==> flow/design.v <==
module module_alu (
    input [15:0] register_A,
    input [15:0] register_B,
	 input sendButton,
    input [2:0] opcode,
    output reg [15:0] result
);
    reg signed [15:0] operand_A;
    reg signed [15:0] operand_B;
    reg signed [31:0] result_c2;   
    parameter LOAD = 0, ADD = 1, ADDI = 2, SUB = 3, SUBI = 4, MUL = 5, CLEAR = 6, DISPLAY = 7;
    always @(*) begin
        result = 16'd0;
        operand_A = 16'd0;
        operand_B = 16'd0;
        result_c2 = 32'd0;
        if (opcode != LOAD && opcode != CLEAR && opcode != DISPLAY) begin
            operand_A = $signed(register_A);
            operand_B = $signed(register_B);
            case (opcode)
					 3'b001: result_c2 = operand_A + operand_B;   
					 3'b010: result_c2 = operand_A + operand_B;   
					 3'b011: result_c2 = operand_A - operand_B;   
					 3'b100: result_c2 = operand_A - operand_B;   
					 3'b101: result_c2 = operand_A * operand_B;   
					 default: result_c2 = result_c2;
				endcase
            if (result_c2 > 32767) begin
                result = 16'h7FFF;
            end else if (result_c2 < -32768) begin
                result = 16'h8000;
            end else begin
                result = result_c2[15:0];   
            end
        end
    end
endmodule
module memory (
    input wire clk,                 
    input wire reset,               
    input wire [3:0] read_reg1,     
    input wire [3:0] read_reg2,     
    input wire [3:0] write_reg,     
    input wire [15:0] write_data,   
    input wire reg_write_en,        
    output [15:0] read_data1,   
    output [15:0] read_data2    
);
    reg [15:0] registers [0:15];
    integer i;
	 assign read_data1 = registers[read_reg1];
	 assign read_data2 = registers[read_reg2];
    always @(posedge clk) begin
        if (reset) begin
            for (i = 0; i < 16; i = i + 1) begin
                registers[i] <= 16'b0;
            end
        end else if (reg_write_en) begin
            registers[write_reg] <= write_data;
        end
    end
endmodule
module lcd (
    input clk_50MHz,
    input reset_n,            
    input system_on,
    input display_enable,
    input [2:0] opcode_last,
    input [3:0] reg_number,
    input [15:0] reg_value,
    output reg [7:0] LCD_DATA,
    output reg LCD_RS,
    output reg LCD_EN,
    output LCD_RW,
    output wire LCD_ON
);
    assign LCD_RW = 1'b0;  
    assign LCD_ON = 1'b1;  
    localparam DELAY_15MS  = 750_000;     
    localparam DELAY_4_1MS = 205_000;     
    localparam DELAY_100US = 5_000;       
    localparam DELAY_40US  = 2_000;       
    localparam DELAY_2MS   = 100_000;     
    localparam [5:0]
        OFF = 0,
        POWER_ON = 1,
        WAIT_15MS = 2,
        FUNC_SET1 = 3,
        PULSE_EN = 4,
        WAIT_4_1MS = 5,
        FUNC_SET2 = 6,
        WAIT_100US1 = 7,
        FUNC_SET3 = 8,
        WAIT_100US2 = 9,
        FUNC_SET_FINAL = 10,
        WAIT_100US3 = 11,
        DISP_OFF = 12,
        WAIT_100US4 = 13,
        DISP_CLEAR = 14,
        WAIT_2MS = 15,
        ENTRY_MODE = 16,
        WAIT_100US5 = 17,
        DISP_ON = 18,
        IDLE = 20,
        SET_ADDR1 = 21,
        WAIT_ADDR1 = 22,
        WRITE_CHAR1 = 23,
        CHECK_LOOP1 = 24,
        SET_ADDR2 = 25,
        WAIT_ADDR2 = 26,
        WRITE_CHAR2 = 27,
        CHECK_LOOP2 = 28,
        CLEAR_SCREEN = 29;
    reg [5:0] state;
    reg [5:0] next_state_after_pulse;
    reg [19:0] delay_cnt;
    reg [4:0] char_index;
    reg [7:0] line1 [0:15];
    reg [7:0] line2 [0:15];
    reg write_pending;
    reg clear_pending;
    reg init_mode;
    reg lcd_ready;  
    wire signed [15:0] signed_value = reg_value;
    reg [15:0] abs_value;
    reg negative;
    reg [19:0] bcd;
    integer i, j;
    always @(*) begin
        negative = (signed_value < 0);
        if (signed_value == 16'sh8000)
            abs_value = 32768;
        else
            abs_value = negative ? -signed_value : signed_value;
        bcd = 0;
        for (i = 15; i >= 0; i = i - 1) begin
            if (bcd[3:0] >= 5) bcd[3:0] = bcd[3:0] + 3;
            if (bcd[7:4] >= 5) bcd[7:4] = bcd[7:4] + 3;
            if (bcd[11:8] >= 5) bcd[11:8] = bcd[11:8] + 3;
            if (bcd[15:12] >= 5) bcd[15:12] = bcd[15:12] + 3;
            if (bcd[19:16] >= 5) bcd[19:16] = bcd[19:16] + 3;
            bcd = {bcd[18:0], abs_value[i]};
        end
    end
    always @(posedge clk_50MHz) begin
        if (!reset_n) begin
            state <= OFF;
            LCD_EN <= 0;
            LCD_RS <= 0;
            LCD_DATA <= 0;
            write_pending <= 0;
            clear_pending <= 0;
            init_mode <= 0;
            lcd_ready <= 0;
            delay_cnt <= 0;
            char_index <= 0;
            for (j = 0; j < 16; j = j + 1) begin
                line1[j] <= " ";
                line2[j] <= " ";
            end
        end else begin
            if (!system_on) begin
                state <= OFF;
                LCD_EN <= 0;
                LCD_RS <= 0;
                LCD_DATA <= 0;
                lcd_ready <= 0;
                for (j = 0; j < 16; j = j + 1) begin
                    line1[j] <= " ";
                    line2[j] <= " ";
                end
            end else begin
                case (state)
                    OFF: begin
                        LCD_DATA <= 8'h00;
                        LCD_EN <= 0;
                        LCD_RS <= 0;
                        lcd_ready <= 0;
                        state <= POWER_ON;
                    end
                    POWER_ON: begin
                        init_mode <= 1;
                        delay_cnt <= 0;
                        state <= WAIT_15MS;
                    end
                    WAIT_15MS: begin
                        delay_cnt <= delay_cnt + 1;
                        if (delay_cnt >= DELAY_15MS) begin
                            delay_cnt <= 0;
                            state <= FUNC_SET1;
                        end
                    end
                    FUNC_SET1: begin
                        LCD_RS <= 0;
                        LCD_DATA <= 8'h30;
                        next_state_after_pulse <= WAIT_4_1MS;
                        state <= PULSE_EN;
                    end
                    WAIT_4_1MS: begin
                        delay_cnt <= delay_cnt + 1;
                        if (delay_cnt >= DELAY_4_1MS) begin
                            delay_cnt <= 0;
                            state <= FUNC_SET2;
                        end
                    end
                    FUNC_SET2: begin
                        LCD_RS <= 0;
                        LCD_DATA <= 8'h30;
                        next_state_after_pulse <= WAIT_100US1;
                        state <= PULSE_EN;
                    end
                    WAIT_100US1: begin
                        delay_cnt <= delay_cnt + 1;
                        if (delay_cnt >= DELAY_100US) begin
                            delay_cnt <= 0;
                            state <= FUNC_SET3;
                        end
                    end
                    FUNC_SET3: begin
                        LCD_RS <= 0;
                        LCD_DATA <= 8'h30;
                        next_state_after_pulse <= WAIT_100US2;
                        state <= PULSE_EN;
                    end
                    WAIT_100US2: begin
                        delay_cnt <= delay_cnt + 1;
                        if (delay_cnt >= DELAY_100US) begin
                            delay_cnt <= 0;
                            state <= FUNC_SET_FINAL;
                        end
                    end
                    FUNC_SET_FINAL: begin
                        LCD_RS <= 0;
                        LCD_DATA <= 8'h38;  
                        next_state_after_pulse <= WAIT_100US3;
                        state <= PULSE_EN;
                    end
                    WAIT_100US3: begin
                        delay_cnt <= delay_cnt + 1;
                        if (delay_cnt >= DELAY_100US) begin
                            delay_cnt <= 0;
                            state <= DISP_OFF;
                        end
                    end
                    DISP_OFF: begin
                        LCD_RS <= 0;
                        LCD_DATA <= 8'h08;
                        next_state_after_pulse <= WAIT_100US4;
                        state <= PULSE_EN;
                    end
                    WAIT_100US4: begin
                        delay_cnt <= delay_cnt + 1;
                        if (delay_cnt >= DELAY_100US) begin
                            delay_cnt <= 0;
                            state <= DISP_CLEAR;
                        end
                    end
                    DISP_CLEAR: begin
                        LCD_RS <= 0;
                        LCD_DATA <= 8'h01;  
                        next_state_after_pulse <= WAIT_2MS;
                        state <= PULSE_EN;
                    end
                    WAIT_2MS: begin
                        delay_cnt <= delay_cnt + 1;
                        if (delay_cnt >= DELAY_2MS) begin
                            delay_cnt <= 0;
                            if (init_mode)
                                state <= ENTRY_MODE;
                            else begin
                                state <= IDLE;
                                clear_pending <= 0;
                            end
                        end
                    end
                    ENTRY_MODE: begin
                        LCD_RS <= 0;
                        LCD_DATA <= 8'h06;  
                        next_state_after_pulse <= WAIT_100US5;
                        state <= PULSE_EN;
                    end
                    WAIT_100US5: begin
                        delay_cnt <= delay_cnt + 1;
                        if (delay_cnt >= DELAY_100US) begin
                            delay_cnt <= 0;
                            state <= DISP_ON;
                        end
                    end
                    DISP_ON: begin
                        LCD_RS <= 0;
                        LCD_DATA <= 8'h0C;  
                        next_state_after_pulse <= IDLE;
                        state <= PULSE_EN;
                    end
                    IDLE: begin
                        init_mode <= 0;
                        lcd_ready <= 1;   
                        LCD_EN <= 0;
                        if (display_enable && lcd_ready) begin
                            for (j = 0; j < 16; j = j + 1) begin
                                line1[j] <= " ";
                                line2[j] <= " ";
                            end
                            case (opcode_last)
                                3'b000: begin 
                                    line1[0] <= "L"; line1[1] <= "O"; line1[2] <= "A"; line1[3] <= "D"; 
                                end
                                3'b001: begin 
                                    line1[0] <= "A"; line1[1] <= "D"; line1[2] <= "D"; 
                                end
                                3'b010: begin 
                                    line1[0] <= "A"; line1[1] <= "D"; line1[2] <= "D"; line1[3] <= "I"; 
                                end
                                3'b011: begin 
                                    line1[0] <= "S"; line1[1] <= "U"; line1[2] <= "B"; 
                                end
                                3'b100: begin 
                                    line1[0] <= "S"; line1[1] <= "U"; line1[2] <= "B"; line1[3] <= "I"; 
                                end
                                3'b101: begin 
                                    line1[0] <= "M"; line1[1] <= "U"; line1[2] <= "L"; 
                                end
                                3'b110: begin
                                    line1[0] <= "C"; line1[1] <= "L"; line1[2] <= "E";
                                    line1[3] <= "A"; line1[4] <= "R";
                                end
                                3'b111: begin 
                                    line1[0] <= "D"; line1[1] <= "P"; line1[2] <= "L"; 
                                end
                                default: begin 
                                end
                            endcase
                            if (opcode_last == 3'b110) begin
                                clear_pending <= 0;
                            end else begin
                                line2[0] <= "[";
										  line2[1] <= 8'h30 + reg_number[3];
                                line2[2] <= 8'h30 + reg_number[2];
                                line2[3] <= 8'h30 + reg_number[1];
                                line2[4] <= 8'h30 + reg_number[0];
                                line2[5] <= "]";
                                line2[10] <= negative ? "-" : "+";
                                line2[11] <= (bcd[19:16] == 0) ? " " : 8'h30 + bcd[19:16];
                                line2[12] <= (bcd[15:12] == 0 && bcd[19:16] == 0) ? " " : 8'h30 + bcd[15:12];
                                line2[13] <= 8'h30 + bcd[11:8];
                                line2[14] <= 8'h30 + bcd[7:4];
                                line2[15] <= 8'h30 + bcd[3:0];
                                clear_pending <= 0;
                            end
                            write_pending <= 1;
                            lcd_ready <= 0;   
                            state <= IDLE;    
                        end else if (write_pending) begin
                            if (clear_pending) begin
                                state <= CLEAR_SCREEN;
                                write_pending <= 0;
                            end else begin
                                char_index <= 0;
                                state <= SET_ADDR1;
                            end
                        end
                    end
                    SET_ADDR1: begin
                        LCD_RS <= 0;
                        LCD_DATA <= 8'h80;   
                        next_state_after_pulse <= WAIT_ADDR1;
                        state <= PULSE_EN;
                    end
                    WAIT_ADDR1: begin
                        delay_cnt <= delay_cnt + 1;
                        if (delay_cnt >= DELAY_40US) begin
                            delay_cnt <= 0;
                            state <= WRITE_CHAR1;
                        end
                    end
                    WRITE_CHAR1: begin
                        LCD_RS <= 1;
                        LCD_DATA <= line1[char_index];
                        next_state_after_pulse <= CHECK_LOOP1;
                        state <= PULSE_EN;
                    end
                    CHECK_LOOP1: begin
                        delay_cnt <= delay_cnt + 1;
                        if (delay_cnt >= DELAY_40US) begin
                            delay_cnt <= 0;
                            if (char_index == 15) begin
                                char_index <= 0;
                                state <= SET_ADDR2;
                            end else begin
                                char_index <= char_index + 1;
                                state <= WRITE_CHAR1;
                            end
                        end
                    end
                    SET_ADDR2: begin
                        LCD_RS <= 0;
                        LCD_DATA <= 8'hC0;  
                        next_state_after_pulse <= WAIT_ADDR2;
                        state <= PULSE_EN;
                    end
                    WAIT_ADDR2: begin
                        delay_cnt <= delay_cnt + 1;
                        if (delay_cnt >= DELAY_40US) begin
                            delay_cnt <= 0;
                            state <= WRITE_CHAR2;
                        end
                    end
                    WRITE_CHAR2: begin
                        LCD_RS <= 1;
                        LCD_DATA <= line2[char_index];
                        next_state_after_pulse <= CHECK_LOOP2;
                        state <= PULSE_EN;
                    end
                    CHECK_LOOP2: begin
                        delay_cnt <= delay_cnt + 1;
                        if (delay_cnt >= DELAY_40US) begin
                            delay_cnt <= 0;
                            if (char_index == 15) begin
                                char_index <= 0;
                                write_pending <= 0;
                                state <= IDLE;
                            end else begin
                                char_index <= char_index + 1;
                                state <= WRITE_CHAR2;
                            end
                        end
                    end
                    CLEAR_SCREEN: begin
                        LCD_RS <= 0;
                        LCD_DATA <= 8'h01;
                        next_state_after_pulse <= WAIT_2MS;
                        state <= PULSE_EN;
                    end
                    PULSE_EN: begin
                        if (delay_cnt == 0) begin
                            LCD_EN <= 1;
                        end
                        delay_cnt <= delay_cnt + 1;
                        if (delay_cnt >= DELAY_40US) begin
                            LCD_EN <= 0;
                            delay_cnt <= 0;
                            state <= next_state_after_pulse;
                        end
                    end
                    default: begin
                        state <= OFF;
                    end
                endcase
            end
        end
    end
endmodule
module module_mini_cpu(
    input clk,               
    input rst,               
    input power,             
    input send,              
    input [17:0] switches,   
    output wire [7:0] data,  
    output wire rs,          
    output wire rw,          
    output wire en,          
    output wire lcd_on,      
    output wire lcd_blon     
);
    localparam OFF        = 3'd0;
    localparam IDLE       = 3'd1;
    localparam FETCH      = 3'd2;
    localparam DECODE     = 3'd3;
    localparam EXECUTE    = 3'd4;
    localparam UPDATE_LCD = 3'd5;
    reg [2:0] state;
    reg system_on;
    reg prev_power;
    reg prev_send;
    reg [2:0] opcode;
    reg [3:0] dest_reg;
    reg [3:0] src1_reg;
    reg [3:0] src2_reg;
    reg [15:0] immediate;
    reg use_immediate;
    reg is_load;
    wire [15:0] mem_read_data1;
    wire [15:0] mem_read_data2;
    reg [3:0] mem_read_addr1;
    reg [3:0] mem_read_addr2;
    reg [3:0] mem_write_addr;
    reg [15:0] mem_write_data;
    reg mem_write_en;
    reg mem_reset;
    wire [15:0] alu_result;
    wire [15:0] alu_in_A;
    wire [15:0] alu_in_B;
    assign alu_in_A = mem_read_data1;
    assign alu_in_B = (use_immediate) ? immediate : mem_read_data2;
    reg lcd_update_en;
    wire [15:0] lcd_reg_value;
    memory mem_inst (
        .clk(clk),
        .reset(mem_reset),
        .read_reg1(mem_read_addr1),
        .read_reg2(mem_read_addr2),
        .write_reg(mem_write_addr),
        .write_data(mem_write_data),
        .reg_write_en(mem_write_en),
        .read_data1(mem_read_data1),
        .read_data2(mem_read_data2)
    );
    module_alu alu_inst (
        .register_A(alu_in_A),
        .register_B(alu_in_B),
		  .sendButton(send),
        .opcode(opcode),
        .result(alu_result)
    );
    lcd lcd_inst (
        .clk_50MHz(clk),
        .reset_n(system_on & ~rst),     
        .system_on(system_on),
        .display_enable(lcd_update_en),
        .opcode_last(opcode),
        .reg_number(src1_reg),  
        .reg_value(lcd_reg_value),
        .LCD_DATA(data),
        .LCD_RS(rs),
        .LCD_EN(en),
        .LCD_RW(rw),
        .LCD_ON(lcd_on) 
    );
    assign lcd_reg_value = (opcode == 3'b111) ? mem_read_data1 : mem_write_data;
    assign lcd_blon = 1'b0;
    always @(posedge clk) begin
      if (rst) begin
        state <= OFF;
        system_on <= 0;
        prev_power <= 1;
        prev_send <= 1;
        mem_read_addr1 <= 0;
        mem_read_addr2 <= 0;
        mem_write_addr <= 0;
        mem_write_data <= 0;
        mem_write_en <= 0;
        mem_reset <= 0;
        lcd_update_en <= 0;
      end else begin
        prev_power <= power;
        prev_send <= send;
        if (power && !prev_power) begin
            system_on <= ~system_on;
            if (system_on) begin
                state <= OFF;
                mem_reset <= 1;
            end else begin      
                state <= IDLE;
                mem_reset <= 1;  
            end
        end
        if (system_on) begin
            if (mem_reset) begin
                mem_reset <= 0;
            end
            case (state)
                OFF: begin
                    mem_write_en <= 0;
                    lcd_update_en <= 0;
                end
                IDLE: begin
                    mem_write_en <= 0;
                    lcd_update_en <= 0;
                    if (send && !prev_send) begin
                        state <= FETCH;
                    end
                end
                FETCH: begin
                    state <= DECODE;
                end
                DECODE: begin
                    if (switches[17:15] == 3'b010 || switches[17:15] == 3'b100 || switches[17:15] == 3'b101) begin 
                        opcode <= switches[17:15];
                        dest_reg <= switches[14:11];
                        src1_reg <= switches[10:7];
                        immediate <= switches[6] ? -{10'd0, switches[5:0]} : {10'd0, switches[5:0]};
                        use_immediate <= 1;
                        is_load <= 0;
                        mem_read_addr1 <= switches[10:7];
                        mem_read_addr2 <= 4'b0;  
                    end
                    else if (switches[17:15] == 3'b001 || switches[17:15] == 3'b011) begin 
                        opcode <= switches[17:15];
                        dest_reg <= switches[14:11];
                        src1_reg <= switches[10:7];
                        src2_reg <= switches[6:3];
                        use_immediate <= 0;
                        is_load <= 0;
                        mem_read_addr1 <= switches[10:7];
                        mem_read_addr2 <= switches[6:3];
                    end
                    else if (switches[17:15] == 3'b000) begin 
                        opcode <= 3'b000;
                        dest_reg <= switches[14:11];
                        immediate <= switches[10] ? -{10'd0, switches[9:4]} : {10'd0, switches[9:4]};
                        use_immediate <= 1;
                        is_load <= 1;
                    end
                    else begin 
                        if (switches[17:15] == 3'b111) begin  
                            opcode <= 3'b111;
                            src1_reg <= switches[14:11];  
                            mem_read_addr1 <= switches[14:11];  
                            use_immediate <= 0;
                            is_load <= 0;
                        end else begin  
                            opcode <= 3'b110;
                            mem_reset <= 1;
                            use_immediate <= 0;
                            is_load <= 0;
                        end
                    end
                    state <= EXECUTE;
                end
                EXECUTE: begin
                    if (opcode == 3'b110) begin
                        mem_reset <= 0;
                    end
                    if (opcode != 3'b111 && opcode != 3'b110) begin
                        mem_write_en <= 1;
                        mem_write_addr <= dest_reg;
                        if (is_load) mem_write_data <= immediate;
                        else mem_write_data <= alu_result;
                    end
                    state <= UPDATE_LCD;
                end
                UPDATE_LCD: begin
                    mem_write_en <= 0;
                    if (opcode != 3'b111) src1_reg <= dest_reg;
                    lcd_update_en <= 1;
                    state <= IDLE;
                end
                default: state <= IDLE;
            endcase
        end
      end
    end
endmodule
Step by step through the tools: module_mini_cpu
What the tools print for module_mini_cpu, step after step.
Line numbers count from 1 in the design file above.
Operators: Yosys type, input widths -> output width; for muxes data width and select width s.
Library cell names are shortened.
{ "design": {"design": "module_mini_cpu", "clock_port": "clk", "cell_library": "sky130hd", "lib_corner": "tt_025C_1v80"} }

After elaboration
Source: Yosys, flattened and elaborated. Widths are those after wreduce. Print and check cells do not count.
Memory sizes are those after Yosys's memory passes, which may raise the word count (mostly to a power of two), join words into wider ones and drop unused or constant bits.
{ "bits": {"in_bits": 22, "mem_bits_ro": 0, "ram_bits": 256, "latchBits": 0, "reg_bits": 253, "mem_count": 1} }
{ "op_classes": {"add_sub_neg": 81, "bitwise": 3, "n_cmp": 73, "n_shift": 0, "mux": 198, "eq_ne": 93, "mul": 1, "div_mod_pow": 0, "reduce_and_logical": 75} }
{ "memory_table": {"columns": ["memory", "words", "word_bits", "line", "text"], "rows": [
  ["mem_inst.registers", 16, 16, 49, "reg [15:0] registers [0:15];"]
]} }
{ "ops": {"columns": ["cell", "n"], "rows": [
  ["$mul 16x16->32", 1],
  ["$mux 4", 73],
  ["$ge 4x3->1 const B", 60],
  ["$mux 16", 15],
  ["$add 4x2->4 const B", 50],
  ["$pmux 20 s6", 1],
  ["$pmux 8 s13", 1],
  ["$pmux 6 s17", 1],
  ["$mux 20", 5],
  ["$pmux 32 s3", 1],
  ["$mux 8", 12],
  ["$pmux 8 s6", 2],
  ["$mux 6", 15],
  ["$pmux 8 s11", 1],
  ["$pmux 8 s5", 2],
  ["$eq 6x5->1 const B", 13],
  ["$pmux 6 s12", 1],
  ["$mux 3", 19],
  ["$eq 6x4->1 const B", 8],
  ["$ne 2x1->1 const B", 18],
  ["$add 6x4->7 const A", 5],
  ["$gt 32x16->1 const B", 1],
  ["$lt 32x16->1 const B", 1],
  ["$eq 4x4->1 const B", 8],
  ["$neg 6->16", 2],
  ["$mux 32", 1],
  ["$add 3x2->3 const B", 10],
  ["$add 6x1->7 const A", 4]
]} }
Other operator kinds: 63; their cells: 193.

Logic depth
Yosys ltp: most cells in a row. Word level: on the elaborated netlist, between registers, memories and ports. Mapped: between sequential cells and ports; inverters and the memories' decode and read muxes count.
{ "depth": {"word_depth": 39, "ABC_AREA": 0, "ltp_mapped": 86, "ltp_nobuf": 82} }

Mapped cells and area
The flow's flattened synthesis, as Yosys stat reports it; memories are mapped. The netlist is that of the ABC_AREA named above (0 if unset); the other value can give another one.
{ "synth_totals": {"area_um2": 38824.7, "stdcells": 4093, "seq_area_um2": 11441.0, "n_buf": 224, "flip_flops": 429} }
{ "types": {"columns": ["type", "n", "area_total_um2"], "rows": [
  ["edfxtp_1", 285, 8.56E+03],
  ["fa_1", 264, 5.29E+03],
  ["dfxtp_1", 144, 2.88E+03],
  ["mux4_2", 123, 2.77E+03],
  ["ha_1", 166, 2.08E+03],
  ["and2_1", 290, 1814.24],
  ["nand2_1", 390, 1.46E+03],
  ["nor2_1", 387, 1.45E+03],
  ["inv_1", 375, 1407.6],
  ["a21oi_1", 213, 1.07E+03],
  ["mux2i_1", 87, 870.835],
  ["o21ai_0", 146, 730.701],
  ["clkbuf_1", 172, 645.619],
  ["mux2_2", 53, 596.822],
  ["xnor2_1", 58, 507.987],
  ["nand3_1", 80, 400.384],
  ["nand2b_1", 43, 269.008],
  ["nor3_1", 49, 245.235]
]} }
Not listed: further types 86, cells in them 768.
The figures by module come from a second, unflattened synthesis with its own total; it is not the netlist above.
{ "hier_totals": {"cells_unflattened": 4225, "area_unflattened_um2": 40264.9} }
Rows give one instance, submodules left out.
{ "modules": {"columns": ["mod", "n_inst", "seq_area_um2", "cells", "mod_area_um2"], "rows": [
  ["memory", 1, 7687.4, 859, 13414.1],
  ["module_alu", 1, 0.0, 1501, 12439.4],
  ["lcd", 1, 2072.0, 1525, 11004.3],
  ["module_mini_cpu", 1, 1521.5, 340, 3407.0]
]} }

Worst setup path after synthesis
OpenSTA on the mapped netlist: ideal clock, no wires. The path of least setup slack (recovery checks aside). Input and output delay are each 20% of the period. Register names are those of the netlist, which keeps one name where synthesis merged equal registers.
{ "synth_timing": {"kind": "register to register", "from": "reg (name not given)", "to": "reg lcd_inst.line2[15][2]", "path_delay_ps": 15025, "slack_ps": 4975, "t_arrival_ps": 14908, "n_path_buf": 4, "launch_ps": 0, "setup_ps": 117, "stages": 83, "tclk_ps": 20000, "synth_period_reached_ps": 15025} }
"path_delay_ps" = arrival - input delay + setup time.
"stages" counts driving pins, that of a launching flip-flop among them; a cell with two outputs on the path counts twice.
"synth_period_reached_ps" is the clock period less the worst setup slack; recovery checks do not enter. This is arithmetic on one report: input and output delays are still those of the set period (20% each).
A register here has more assigning lines than the two given.
{ "synth_between": {"cell_sequence": "dfxtp_1 -> buf_2 -> buf_2 -> buf_1 -> mux4_2 -> mux2_2 -> o21ai_1 -> nor2_1 -> a21oi_1 -> ha_1 -> inv_1 -> a311oi_1 -> nor4b_2 -> a22oi_1 -> a211oi_4 -> ha_1 -> inv_1 -> ha_1 -> [... 47 more ...] -> nor3_1 -> a211o_1 -> a2bb2oi_1 -> clkbuf_1 -> nand2b_1 -> a21oi_1 -> xnor2_1 -> ha_1 -> nand2b_1 -> nand2_1 -> a21oi_1 -> nor3_1 -> xnor2_1 -> ha_1 -> nand2b_1 -> a21boi_0 -> mux2i_1 -> a22o_1"} }
{ "synth_lines": {"columns": ["element", "line", "text"], "rows": [
  ["to (assign)", 159, "line2[j] <= \" \";"],
  ["to (assign)", 170, "line2[j] <= \" \";"],
  ["to (decl)", 119, "reg [7:0] line2 [0:15];"]
]} }
No chain of elaborated cells between the ends is given.

Worst path after layout
Path of least setup slack in the final report of job 1 (OpenROAD, finished layout, wires in). Where an end is a register, its clock arrival counts in the times.
The path's times are printed in steps of 10 ps; the period is the one set.
{ "layout_timing": {"kind": "register to register", "from": "mem mem_inst.registers[13][0]", "to": "reg lcd_inst.line2[14][2]", "t_arrival_ps": 14550, "setup_ps": 100, "n_path_buf": 5, "stages": 80, "tclk_ps": 12800, "launch_ps": 630, "slack_ps": -1270} }
A register here has more assigning lines than the two given.
{ "layout_between": {"cell_sequence": "edfxtp_1 -> mux4_2 -> mux2_4 -> o21ai_4 -> nor2_2 -> a21oi_2 -> ha_2 -> inv_2 -> a311oi_4 -> nor4b_4 -> buf_4 -> a22oi_2 -> a211oi_4 -> ha_2 -> inv_2 -> ha_4 -> a21oi_4 -> xnor2_2 -> [... 44 more ...] -> a2bb2oi_2 -> nand2b_4 -> a21oi_4 -> xnor2_2 -> ha_2 -> nand2b_4 -> buf_6 -> a21oi_4 -> nor3_4 -> o21ai_2 -> o211ai_1 -> inv_1 -> ha_2 -> inv_2 -> nor2_4 -> o21bai_4 -> mux2i_1 -> a22o_1"} }
{ "layout_lines": {"columns": ["element", "line", "text"], "rows": [
  ["from (decl)", 49, "reg [15:0] registers [0:15];"],
  ["to (assign)", 159, "line2[j] <= \" \";"],
  ["to (assign)", 170, "line2[j] <= \" \";"],
  ["to (decl)", 119, "reg [7:0] line2 [0:15];"]
]} }
No chain of elaborated cells between the ends is given.

Measured results for module_mini_cpu: 2 stored runs of the Yosys and OpenROAD flow on sky130hd. The settings differ; the order carries no meaning. The constraints put input and output delay at 20% of the set period each and load the outputs with 0.01 pF.
"achieved_clock_period_ps" = clock period - worst setup slack. The figure is calculated, with input and output delays left at 20% of the set period.
By "worst_path_time_ps" is meant the share of the clock period that the worst setup path is allowed (20% is reserved at inputs, 20% at outputs), minus its slack. Clock arrival times at its registers enter into it.
"total_power_uw": no workload was simulated; the value follows from the tool's default switching activity.
"worst_path_time_ps" is given in steps of 10 ps.

Job 1
==> flow/run.sh <==
#!/bin/bash
# the make line also repeats the synthesis and layout settings of config.mk as NAME=value (left out here)
make -C /OpenROAD-flow-scripts/flow DESIGN_CONFIG=/design/flow/config.mk WORK_HOME=/design/flow/orfs CLKGATE_MAP_FILE= finish
==> flow/config.mk <==
export PLATFORM = sky130hd
export DESIGN_NAME = module_mini_cpu
export DESIGN_NICKNAME = module_mini_cpu
export VERILOG_FILES = /design/flow/design.v
export SDC_FILE = /design/flow/constraint.sdc
export NUM_CORES = 4
export LEC_CHECK = 0
export CAP_MARGIN = 20
export CELL_PAD_IN_SITES_DETAIL_PLACEMENT = 2
export CELL_PAD_IN_SITES_GLOBAL_PLACEMENT = 3
export CORE_ASPECT_RATIO = 0.53
export CORE_MARGIN = 3
export CORE_UTILIZATION = 38
export CTS_CLUSTER_SIZE = 11
export HOLD_SLACK_MARGIN = 0.11
export MAX_ROUTING_LAYER = met4
export MIN_ROUTING_LAYER = met1
export PLACE_DENSITY = 0.6
export SLEW_MARGIN = 40
export TNS_END_PERCENT = 10
==> flow/constraint.sdc <==
create_clock -name core_clock -period 12.8 [get_ports {clk}]
set_input_delay 2.5600 -clock core_clock [delete_from_list [all_inputs] [get_ports {clk}]]
set_output_delay 2.5600 -clock core_clock [all_outputs]
set_load 0.01 [all_outputs]

==> results of job 1, as JSON <==
{
  "synth_area_um2": 38824.7,
  "design.die.area_um2": 106236.0,
  "fin_util_frac": 0.481,
  "timing.setup.ws_ps": -1272,
  "worst_hold_slack_ps": 457,
  "total_power_uw": 5660,
  "achieved_clock_period_ps": 14072,
  "worst_path_time_ps": 14070,
  "worst_setup_path_type": "register to register"
}

Job 2
==> flow/run.sh <==
#!/bin/bash
# the make line also repeats the synthesis and layout settings of config.mk as NAME=value (left out here)
make -C /OpenROAD-flow-scripts/flow DESIGN_CONFIG=/design/flow/config.mk WORK_HOME=/design/flow/orfs CLKGATE_MAP_FILE= finish
==> flow/config.mk <==
export PLATFORM = sky130hd
export DESIGN_NAME = module_mini_cpu
export DESIGN_NICKNAME = module_mini_cpu
export VERILOG_FILES = /design/flow/design.v
export SDC_FILE = /design/flow/constraint.sdc
export NUM_CORES = 4
export LEC_CHECK = 0
export CAP_MARGIN = 40
export CORE_ASPECT_RATIO = 0.57
export CORE_MARGIN = 4
export CORE_UTILIZATION = 28
export CTS_CLUSTER_DIAMETER = 125
export GPL_ROUTABILITY_DRIVEN = 1
export HOLD_SLACK_MARGIN = 0.11
export MIN_ROUTING_LAYER = met2
export PLACE_DENSITY = 0.52
export SETUP_SLACK_MARGIN = 0.59
export SLEW_MARGIN = 20
==> flow/constraint.sdc <==
create_clock -name core_clock -period 11.5 [get_ports {clk}]
set_input_delay 2.3000 -clock core_clock [delete_from_list [all_inputs] [get_ports {clk}]]
set_output_delay 2.3000 -clock core_clock [all_outputs]
set_load 0.01 [all_outputs]

==> results of job 2, as JSON <==
{
  "synth_area_um2": 38824.7,
  "design.die.area_um2": 144919.0,
  "fin_util_frac": 0.374,
  "timing.setup.ws_ps": -2119,
  "worst_hold_slack_ps": 445,
  "total_power_uw": 6914,
  "achieved_clock_period_ps": 13619,
  "worst_path_time_ps": 13620,
  "worst_setup_path_type": "register to register"
}
